==> flow/design.v <==
`timescale 1ns / 1ps
module debounce(pb_debounced, pb, clk);
    output pb_debounced;
    input pb;
    input clk;
    reg [3:0] DFF;
    always @(posedge clk) begin
        DFF[3:1] <= DFF[2:0];
        DFF[0] <= pb;
    end
    assign pb_debounced = (DFF == 4'b1111) ? 1'b1 : 1'b0;
endmodule
module button(clk, btn, rst_n);
    input clk;
    input btn;
    output reg rst_n;
    always @(posedge clk) begin
        rst_n <= ~btn;
    end
endmodule
module one_pulse(clk, signal, op);
    input clk;
    input signal;
    output reg op;
    reg delay;
    always @(posedge clk) begin
        if (signal == 1'b1 && delay == 1'b0)
            op <= 1'b1;
        else
            op <= 1'b0;
        delay <= signal;
    end
endmodule
`timescale 1ns / 1ps
module clock_divider(
    input clk,
    input rst_n,
    input [31:0] num,
    output reg clk_div
    );
    reg [31:0] count;
    wire enough;
    assign enough = count >= num - 32'd1;
    always @(posedge clk) begin
        if (~rst_n || !enough) begin
            clk_div <= 1'b0;
        end else begin            
            clk_div <= 1'b1;
        end
        if (~rst_n || enough) begin
            count <= 32'd0;
        end else begin            
            count <= count + 32'd1;
        end
    end
endmodule
`timescale 1ns / 1ps
module pulse_wave_gen(
    input clk,
    input rst,
    input sample_tick,
    input [15:0]wave_length,  
    input [6:0]amplitude,
    input [5:0] duty,
    output [7:0]out
    );
    wire [15:0] high_length;
    wire [15:0] low_length;
    assign high_length = (wave_length * duty) >> 6;
    assign low_length = wave_length - high_length;
    wire state_transition;
    reg state;
    reg [15:0]sample_count;
    parameter up = 1'b0;
    parameter down = 1'b1;
    always @(posedge clk) begin
        if (state_transition || ~rst) begin
            sample_count <= 16'd0;
        end else begin
            if (sample_tick) 
                sample_count <= sample_count + 16'd1;
            else
                sample_count <= sample_count;
        end
        if (~rst) begin
            state <= up;
        end else begin
            if (state_transition)
                state <= ~state;
            else
                state <= state;
        end
    end
    assign state_transition = (sample_count >= high_length && state == up) || (sample_count >= low_length && state == down);
    assign out = (state == down)? (8'd127 - amplitude) : (8'd127 + amplitude);
endmodule
`timescale 1ns / 1ps
module triangle_wave_gen(
    input clk,
    input rst,
    input sample_tick,
    input [15:0]wave_length,  
    input [6:0]amplitude,
    output [7:0]out
    );
    wire [15:0] first_half_length;
    wire [15:0] second_half_length;
    assign first_half_length = wave_length >> 1;
    assign second_half_length = wave_length - first_half_length;
    wire state_transition;
    reg state;
    reg [15:0]sample_count;
    parameter up = 1'b0;
    parameter down = 1'b1;
    always @(posedge clk) begin
        if (state_transition || ~rst) begin
            sample_count <= 16'd0;
        end else begin
            if (sample_tick) 
                sample_count <= sample_count + 16'd1;
            else
                sample_count <= sample_count;
        end
        if (~rst) begin
            state <= up;
        end else begin
            if (state_transition)
                state <= ~state;
            else
                state <= state;
        end
    end
    assign state_transition = (sample_count >= first_half_length && state == up) || (sample_count >= second_half_length && state == down);
    assign out = (state == up)? (sample_count * amplitude * 2 / first_half_length) + (8'd127 - amplitude) : ((second_half_length - sample_count)* amplitude * 2 / second_half_length) + (8'd127 - amplitude);
endmodule
`timescale 1ns / 1ps
module AD_envelope_gen(
    input clk,
    input rst,
    input sample_tick,
    input [15:0]attack_time,
    input [15:0]decay_time,
    input [6:0] amplitude,
    input note_pressed,
    output [7:0]envelope
    );
    wire note_start;
    one_pulse op1(clk, note_pressed, note_start);
    wire state_transition;
    reg [15:0] sample_count;
    reg [1:0] state;
    wire [1:0] next_state;
    parameter attack = 2'd0;
    parameter decay = 2'd1;
    parameter idle = 2'd2;
    assign state_transition = (sample_count >= attack_time && state == attack) || (sample_count >= decay_time && state == decay) || note_start;
    assign next_state = note_start ? attack : (state + 2'd1);
    always @(posedge clk) begin
        if (~rst) begin
            state <= idle;
        end else begin
            if (state_transition)
                state <= next_state;
            else
                state <= state;
        end
        if (~rst || state_transition) begin
            sample_count <= 16'd0;
        end else begin
            if (sample_tick) begin
                sample_count <= sample_count + 16'd1;
            end else begin
                sample_count <= sample_count;
            end
        end
    end
    reg [11:0] ve;
    always @(posedge clk) begin
        if (~rst) begin
            ve <= 8'd0;
        end else begin
            if (sample_tick) begin
                if (state == attack)
                    ve <= amplitude * sample_count / attack_time;
                else if (state == decay)
                    ve <= amplitude * (decay_time - sample_count) / decay_time;
                else
                    ve <= 8'd0;
            end else begin
                ve <= ve;
            end
        end
    end
    assign envelope = ve > 8'd255 ? 8'd255 : ve[7:0];
endmodule
`timescale 1ns / 1ps
module noise_gen(
    input clk,
    input rst,
    input clk_div,
    input [6:0] amplitude,
    output [7:0] out
    );
    reg [7:0] noise;
    always @(posedge clk) begin
        if (~rst) begin
            noise <= 8'd27;
        end else begin
            if (clk_div) begin
                noise[7] <= noise[6];
                noise[6] <= noise[5];
                noise[5] <= noise[4];
                noise[4] <= noise[3];
                noise[3] <= noise[2];
                noise[2] <= noise[1];
                noise[1] <= noise[0];
                noise[0] <= noise[3] ^ noise[7];
            end else begin
                noise <= noise;
            end
        end
    end
    assign out = ((noise * amplitude) / 16'd127) + 8'd127 - amplitude;
endmodule
`timescale 1ns / 1ps
module mixer(
    input clk,
    input rst,
    input sample_tick,
    input [7:0] in0,
    input [7:0] in1,
    input [7:0] in2,
    input [7:0] in3,
    output reg [7:0] out
    );
    reg [9:0] mixed_value;
    wire [7:0] next_value;
    wire [9:0] sum;
    assign sum = ((in0 + in1) + (in2 + in3));
    always @(posedge clk) begin
        if (~rst) begin
            mixed_value <= 10'd0;
            out <= 8'd127;
        end else begin
            mixed_value <= (sum > 10'd381)? sum - 10'd381 : 10'd0;
            out <= sample_tick ? next_value : out;
        end
    end
    assign next_value = (mixed_value > 10'd255)? 8'd255 : mixed_value[7:0];    
endmodule
`timescale 1ns / 1ps
module PWM_gen (
    input clk,
    input rst,
    input [7:0] duty,
    output reg PWM
);
reg [7:0] count;
always @(posedge clk) begin
    if (~rst) begin
        count <= 8'd0;
        PWM <= 1'b0;
    end else begin
        count <= count + 8'd1;
        if(count < duty)
            PWM <= 1'b1;
        else
            PWM <= 1'b0;
    end
end
endmodule
`timescale 1ns / 1ps
module synth_top(
    input clk,
    input rst,
    input btnL,
    input [15:0] sw,
    output [3:0] led,
	output pmod_1,	 
	output pmod_2,	 
	output pmod_4	 
    );
    wire trigger_noise;
    debounce dn(trigger_noise, btnL, clk);
    assign led = sw[3:0];
    assign pmod_2 = 1'd1;	 
    assign pmod_4 = 1'd1;	 
    wire sample_tick;
    wire noise_tick;
    wire rst_n;
    button br(clk, rst, rst_n);
    clock_divider cd(
        clk,
        rst_n,
        16'd1024,
        sample_tick
    );
    clock_divider cdn(
        clk,
        rst_n,
        {16'd0, 16'b1110_1110_0110_0001},
        noise_tick
    );
    wire wnotecd, wnotecd2;
    clock_divider cdnote(
        clk,
        rst_n,
        32'd250_000,
        wnotecd
    );
    clock_divider cdnote2(
        clk,
        rst_n,
        32'd125_000,
        wnotecd2
    );
    reg [15:0] pulse1_wave_len;
    reg [15:0] pulse2_wave_len;
    reg [15:0] tri_wave_len;
    parameter [0:31] score_amp1 = 32'b1111_1111_1111_1111_0000_0000_0000_0000;
    parameter [0:31] score_amp2 = 32'b1000_0010_1000_0000_0000_0000_0000_0000;
    reg [4:0] score_ptr;
    always @(posedge clk) begin
        if (score_ptr == 5'd0) begin
            pulse2_wave_len <= 16'd148;
        end else begin
            pulse2_wave_len <= 16'd187;
        end
        if (~rst_n) begin
            tri_wave_len <= 16'd1493;
        end else begin
            if (wnotecd) begin
                if (tri_wave_len == 16'd747) begin
                    tri_wave_len <= 16'd1493;
                end else begin
                    tri_wave_len <= 16'd747;
                end
            end else begin
                tri_wave_len <= tri_wave_len;
            end
        end
        if (~rst_n) begin
            pulse1_wave_len <= 16'd373;
        end else begin
            if (wnotecd2) begin
                if (pulse1_wave_len == 16'd373) begin
                    pulse1_wave_len <= 16'd333;
                end else if (pulse1_wave_len == 16'd333) begin
                    pulse1_wave_len <= 16'd296;
                end else if (pulse1_wave_len == 16'd296) begin
                    pulse1_wave_len <= 16'd249;
                end else begin
                    pulse1_wave_len <= 16'd373;
                end
            end else begin
                pulse1_wave_len <= pulse1_wave_len;
            end
        end
        if (~rst_n) begin
            score_ptr <= 5'd0;
        end else begin
            if (wnotecd2) begin
                score_ptr <= score_ptr + 5'd1;
            end else begin
                score_ptr <= score_ptr;
            end
        end
    end
    wire [7:0] pulse1_out;
    wire [7:0] pulse2_out;
    wire [7:0] triangle_out;
    wire [7:0] noise_out;
    wire [7:0] mixer_out;
    pulse_wave_gen pwg1(
        .clk(clk),
        .rst(rst_n),
        .sample_tick(sample_tick),
        .wave_length(pulse1_wave_len),  
        .amplitude(7'd7 * score_amp1[score_ptr]),
        .duty(31),
        .out(pulse1_out)
    );
    pulse_wave_gen pwg2(
        .clk(clk),
        .rst(rst_n),
        .sample_tick(sample_tick),
        .wave_length(pulse2_wave_len),  
        .amplitude(7'd15 * score_amp2[score_ptr]),
        .duty(8),
        .out(pulse2_out)
    );
    triangle_wave_gen twg(
        .clk(clk),
        .rst(rst_n),
        .sample_tick(sample_tick),
        .wave_length(tri_wave_len),  
        .amplitude(127),
        .out(triangle_out)
    );
    wire [7:0] noise_envelope;
    AD_envelope_gen noise_ad(
    .clk(clk),
    .rst(rst_n),
    .sample_tick(sample_tick),
    .attack_time(200),
    .decay_time(5000),
    .amplitude(127),
    .note_pressed(trigger_noise),
    .envelope(noise_envelope)
    );
    noise_gen ng(
        .clk(clk),
        .rst(rst_n),
        .clk_div(noise_tick),
        .amplitude(noise_envelope),
        .out(noise_out)
    );
    reg [7:0] pulse1;
    reg [7:0] pulse2;
    reg [7:0] triangle;
    reg [7:0] noise;
    always @(posedge clk) begin
        if (sw[3])
            pulse1 <= pulse1_out;
        else
            pulse1 <= 8'd127;
        if (sw[2])
            pulse2 <= pulse2_out;
        else
            pulse2 <= 8'd127;
        if (sw[1])
            triangle <= triangle_out;
        else
            triangle <= 8'd127;
        if (sw[0])
            noise <= noise_out;
        else
            noise <= 8'd127;
    end
    mixer mx(
        .clk(clk),
        .rst(rst_n),
        .sample_tick(sample_tick),
        .in0(pulse1),
        .in1(pulse2),
        .in2(triangle),
        .in3(noise),
        .out(mixer_out)
    );
    PWM_gen audio_out(
        .clk(clk),
        .rst(rst_n),
        .duty(mixer_out),
        .PWM(pmod_1)
    );
endmodule
# Step by step through the tools: synth_top
# What the tools print for synth_top, step after step.
# Line numbers count from 1 in the design file above.
# Operators carry their Yosys type and port widths (W data, S select, Z words).
# Cell names lack the library's common part.
# The mark -- stands for no value.
[design]
top = "synth_top"
clock = "clk"
cell_library = "sky130hd"
pvt_corner = "tt_025C_1v80"

# Word level
# Yosys after proc, flatten, opt, wreduce and memory -nomap, before mapping. Enables and synchronous resets that opt folds into registers are not counted as muxes. Memory bits, and registers merged into a memory's read port (data or address), are not among the register bits. Print and check cells are not counted. Equal cells are merged and count once.
[word_totals]
input_bits = 19
out_inout_bits = 7
elab_cells = 165
register_bits = 332
[op_classes]
bitwise = 7
equal = 6
cmp = 16
shift = 2
add_sub_neg = 27
muxes = 20
n_div = 5
n_mul = 8
reduce_and_logical = 33
[ops]
columns = ["operator", "count"]
rows = [
  ["$div A32 B16 Y32", 1],
  ["$div A32 B15 Y32", 1],
  ["$mul A32 B7 Y31 const B", 1],
  ["$mul A7 B16 Y16 const A", 2],
  ["$div A16 B13 Y16 const B", 1],
  ["$mul A16 B7 Y23 const B", 1],
  ["$div A16 B8 Y16 const B", 1],
  ["$add A32 B1 Y32 const B", 4],
  ["$div A16 B7 Y16 const B", 1],
  ["$mul A8 B7 Y15", 1],
  ["$mul A16 B5 Y16 const B", 1],
  ["$add A16 B1 Y16 const B", 4],
  ["$shiftx A32 B6 Y1 const A", 2],
  ["$ge A16 B16 Y1", 3],
  ["$eq A16 B9 Y1 const B", 3],
  ["$ge A32 B10 Y1 const B", 1],
  ["$ge A32 B16 Y1 const B", 1],
  ["$ge A32 B17 Y1 const B", 1],
  ["$ge A32 B18 Y1 const B", 1],
  ["$mux W8", 4],
  ["$mux W9", 3],
  ["$mux W12", 2],
  ["$add A8 B8 Y9", 2],
  ["$logic_or A1 B1 Y1", 17],
  ["$sub A16 B16 Y17", 1],
  ["$sub A13 B16 Y16 const A", 1],
  ["$sub A16 B10 Y16", 1],
  ["$ge A16 B10 Y1", 1],
]
# Not listed: further kinds 39, cells in them 61.

# Longest topological paths
# Longest topological path by Yosys (ltp), each cell counted once; first at word level (registers and memories cut), then after technology mapping (sequential cells cut; the memories' decode and read muxes count).
[logic_depth]
ltp_word = 6
ABC_AREA = 1
depth_mapped = 702
ltp_nobuf = 653

# After synthesis
# The flow's flattened synthesis, as Yosys stat reports it; memories are mapped. The netlist is that of the ABC_AREA named above (0 if unset); the other value can give another one.
# Totals and module areas in this step are rounded.
[by_type]
columns = ["cell_type", "count", "area_total_um2"]
rows = [
  ["ha_1", 783, 9.8E+03],
  ["nand2_1", 1716, 6.44E+03],
  ["dfxtp_1", 291, 5.83E+03],
  ["inv_1", 1288, 4.83E+03],
  ["fa_1", 240, 4.8E+03],
  ["xor2_1", 344, 3012.89],
  ["a21oi_1", 443, 2.22E+03],
  ["nor2_1", 552, 2.07E+03],
  ["o21ai_0", 373, 1866.79],
  ["nand3_1", 352, 1761.69],
  ["xnor2_1", 182, 1.59E+03],
  ["nand4_1", 126, 788.256],
  ["nand2_2", 118, 738.208],
  ["nand3_2", 63, 630.605],
  ["nand2_4", 45, 506.736],
  ["or2_2", 64, 400.384],
  ["nor3_1", 77, 385.37],
  ["a21o_1", 45, 337.824],
]
# Other cell types: 66; their cells: 728.
[synth_totals]
seqArea_um2 = 5800
area_um2 = 53000
stdcells = 7830
ffs = 291
buffers = 114

# Path before layout
# Source: OpenSTA report_checks on the synthesized netlist (no wires, ideal clock, input and output delay 20% of the period each), path of least setup slack; recovery checks are left aside. Register names are those of the netlist, which keeps one name where synthesis merged equal registers.
[synth_timing]
path_kind = "reg2reg"
from = "reg tri_wave_len[8]"
to = "reg triangle[0]"
period_ns = 100.0
path_slack_ns = 10.209
path_stages = 675
setup_time_ns = 0.114
n_path_buf = 49
t_first_pin_ns = 0.000
delay_ns = 89.791
arrival_time_ns = 89.677
required_time_ns = 99.886
synth_period_reached_ns = 89.791
# "delay_ns" = arrival - input delay + setup time.
# "path_stages" counts driving pins, that of a launching flip-flop among them; a cell with two outputs on the path counts twice.
# "synth_period_reached_ns" = period - worst setup slack (recovery checks aside). The figure is calculated, with input and output delays left at 20% of the set period.
# Between the ends stands the longest chain of elaborated cells between them, by number of cells; it is not shown to be the way that was timed. Of several equally long chains one is given.
# A line is the first line of the expression or statement that the cell stems from. Yosys adds cells for indexed reads and writes and turns some case tables into memories.
# A register here has more assigning lines than the two given.
[synth_between]
path_cell_list = "dfxtp_1 -> inv_1 -> ha_1 -> o21ai_1 -> nand2_1 -> nor2_1 -> o211ai_1 -> nand2_1 -> nand2_1 -> ha_1 -> a21o_1 -> nand4_1 -> nand2_1 -> inv_2 -> nand2_1 -> nand2_1 -> inv_1 -> ha_1 -> [639 not listed] -> buf_8 -> o21ai_2 -> ha_1 -> a21oi_1 -> o21ai_0 -> a21oi_1 -> nor2_1 -> o21a_1 -> o21a_1 -> o21ai_0 -> o211ai_1 -> nand4_1 -> o2111a_1 -> nand2_1 -> nor2_1 -> nand2_1 -> nor2_1 -> nand2_1"
elab_chain_len = 5
cone_cells = 6
cone_lines = 2
classes_between = "add/sub (2); mul (1); div (2); mux (1)"
[synth_rtl]
columns = ["element", "line_no", "rtl"]
rows = [
  ["from (decl)", 319, "reg [15:0] tri_wave_len;"],
  ["from (assign)", 330, "tri_wave_len <= 16'd1493;"],
  ["from (assign)", 339, "tri_wave_len <= tri_wave_len;"],
  ["$sub A16 B15 Y16", 109, "assign second_half_length = wave_length - first_half_length;"],
  ["$sub A16 B16 Y17", 134, "assign out = (state == up)? (sample_count * amplitude * 2 / first_half_length) + (8'd127 - amplitude) : ((seco ..."],
  ["$mul A32 B7 Y31", 134, ""],
  ["$div A32 B16 Y32", 134, ""],
  ["$mux W8", 134, ""],
  ["to (assign)", 432, "triangle <= triangle_out;"],
  ["to (assign)", 434, "triangle <= 8'd127;"],
  ["to (decl)", 420, "reg [7:0] triangle;"],
]

# Path in the finished layout
# From the final timing report of entry A: the path of least setup slack in the routed layout; clock arrival at registers is part of the times.
[layout_timing]
path_kind = "reg2reg"
from = "reg tri_wave_len[9]"
to = "reg triangle[0]"
arrival_time_ns = 88.25
required_time_ns = 100.43
period_ns = 100.0
setup_time_ns = 0.11
t_first_pin_ns = 0.53
path_slack_ns = 12.18
path_stages = 693
n_path_buf = 50
# Between the ends stands the longest chain of elaborated cells between them, by number of cells; it is not shown to be the way that was timed. Of several equally long chains one is given.
# A register here has more assigning lines than the two given.
[layout_between]
path_cell_list = "dfxtp_4 -> clkinvlp_4 -> ha_1 -> buf_4 -> nor2_1 -> ha_1 -> nand2_1 -> inv_2 -> nand2_1 -> a21oi_1 -> nor2_2 -> nand3_4 -> ha_1 -> inv_1 -> o211ai_1 -> nand2_1 -> nand2_1 -> ha_1 -> [657 not listed] -> nand2_1 -> o21ai_2 -> ha_1 -> a21oi_1 -> o21ai_0 -> a21oi_1 -> nor2_1 -> o21a_1 -> o21a_1 -> o21ai_0 -> o211ai_1 -> nand4_1 -> o2111a_1 -> nand2_1 -> nor2_1 -> nand2_1 -> nor2_1 -> nand2_1"
elab_chain_len = 5
cone_cells = 6
cone_lines = 2
classes_between = "add/sub (2); mul (1); div (2); mux (1)"
[layout_rtl]
columns = ["element", "line_no", "rtl"]
rows = [
  ["from (decl)", 319, "reg [15:0] tri_wave_len;"],
  ["from (assign)", 330, "tri_wave_len <= 16'd1493;"],
  ["from (assign)", 339, "tri_wave_len <= tri_wave_len;"],
  ["$sub A16 B15 Y16", 109, "assign second_half_length = wave_length - first_half_length;"],
  ["$sub A16 B16 Y17", 134, "assign out = (state == up)? (sample_count * amplitude * 2 / first_half_length) + (8'd127 - amplitude) : ((seco ..."],
  ["$mul A32 B7 Y31", 134, ""],
  ["$div A32 B16 Y32", 134, ""],
  ["$mux W8", 134, ""],
  ["to (assign)", 432, "triangle <= triangle_out;"],
  ["to (assign)", 434, "triangle <= 8'd127;"],
  ["to (decl)", 420, "reg [7:0] triangle;"],
]

# Settings and measured results of 5 stored flow runs for module synth_top (sky130hd), not sorted in any way. The constraints put input and output delay at 20% of the set period each and load the outputs with 0.01 pF.
# "timing.achieved_period_ns" = clock period - worst setup slack. The figure is calculated, with input and output delays left at 20% of the set period.
# By "worstPathTime_ns" is meant the share of the clock period that the worst setup path is allowed (20% is reserved at inputs, 20% at outputs), minus its slack. Clock arrival times at its registers enter into it.
# Results are given in rounded form.

[[run]]
name = "entry A"
[run.settings]
ABC_AREA = 1
CORE_ASPECT_RATIO = 1.32
CORE_MARGIN = 10
CORE_UTILIZATION = 46
CTS_CLUSTER_SIZE = 11
GPL_ROUTABILITY_DRIVEN = 0
GPL_TIMING_DRIVEN = 0
MAX_ROUTING_LAYER = "met5"
PLACE_DENSITY = 0.62
SETUP_SLACK_MARGIN = 3.78
SLEW_MARGIN = 10
TNS_END_PERCENT = 50
period_ns = 100.0
CAP_MARGIN = 20
[run.results]
yosys_chip_area_um2 = 53000
total_die_area_um2 = 130000
cell_area_final_um2 = 59000
ws_setup_ns = 12
ws_hold_ns = 0.36
timing.achieved_period_ns = 87.824
worstPathTime_ns = 87.82
path_kind = "reg2reg"

[[run]]
name = "entry B"
[run.settings]
ABC_AREA = 1
CAP_MARGIN = 10
CELL_PAD_IN_SITES_DETAIL_PLACEMENT = 2
CORE_MARGIN = 5
CORE_UTILIZATION = 24
CTS_CLUSTER_DIAMETER = 351
GPL_ROUTABILITY_DRIVEN = 1
HOLD_SLACK_MARGIN = 0.21
MIN_ROUTING_LAYER = "met2"
PLACE_DENSITY = 0.47
SETUP_SLACK_MARGIN = 5.0
period_ns = 105.0
SLEW_MARGIN = 20
[run.results]
yosys_chip_area_um2 = 53000
total_die_area_um2 = 230000
cell_area_final_um2 = 59000
ws_setup_ns = 11
ws_hold_ns = 0.35
timing.achieved_period_ns = 93.625
worstPathTime_ns = 93.63
path_kind = "reg2reg"

[[run]]
name = "entry C"
[run.settings]
ABC_AREA = 1
CAP_MARGIN = 10
CELL_PAD_IN_SITES_DETAIL_PLACEMENT = 2
CELL_PAD_IN_SITES_GLOBAL_PLACEMENT = 2
CORE_ASPECT_RATIO = 1.55
CORE_MARGIN = 5
CORE_UTILIZATION = 24
CTS_CLUSTER_DIAMETER = 351
GPL_ROUTABILITY_DRIVEN = 1
HOLD_SLACK_MARGIN = 0.21
MIN_ROUTING_LAYER = "met1"
PLACE_DENSITY = 0.47
SETUP_SLACK_MARGIN = 5.0
period_ns = 105.0
SLEW_MARGIN = 20
[run.results]
yosys_chip_area_um2 = 53000
total_die_area_um2 = 230000
cell_area_final_um2 = 59000
ws_setup_ns = 15
ws_hold_ns = 0.35
timing.achieved_period_ns = 90.367
worstPathTime_ns = 90.37
path_kind = "reg2reg"

[[run]]
name = "entry D"
[run.settings]
CELL_PAD_IN_SITES_DETAIL_PLACEMENT = 2
CORE_MARGIN = 4
CORE_UTILIZATION = 60
CTS_CLUSTER_SIZE = 93
MIN_ROUTING_LAYER = "met2"
PLACE_DENSITY = 0.83
SETUP_SLACK_MARGIN = -2.0
SLEW_MARGIN = 20
TNS_END_PERCENT = 55
period_ns = 64.4
CAP_MARGIN = 20
[run.results]
outcome = "not finished: placement ended with error DPL-0033"

[[run]]
name = "entry E"
[run.settings]
ABC_AREA = 0
CAP_MARGIN = 10
CELL_PAD_IN_SITES_DETAIL_PLACEMENT = 2
CELL_PAD_IN_SITES_GLOBAL_PLACEMENT = 2
CORE_ASPECT_RATIO = 0.83
CORE_MARGIN = 4
CORE_UTILIZATION = 24
CTS_CLUSTER_DIAMETER = 351
GPL_ROUTABILITY_DRIVEN = 1
HOLD_SLACK_MARGIN = -0.01
MIN_ROUTING_LAYER = "met1"
PLACE_DENSITY = 0.89
SETUP_SLACK_MARGIN = 1.81
period_ns = 105.0
SLEW_MARGIN = 20
[run.results]
yosys_chip_area_um2 = 51000
total_die_area_um2 = 220000
cell_area_final_um2 = 59000
ws_setup_ns = 5.0
ws_hold_ns = 0.35
timing.achieved_period_ns = 100.015
worstPathTime_ns = 100.01
path_kind = "reg2reg"
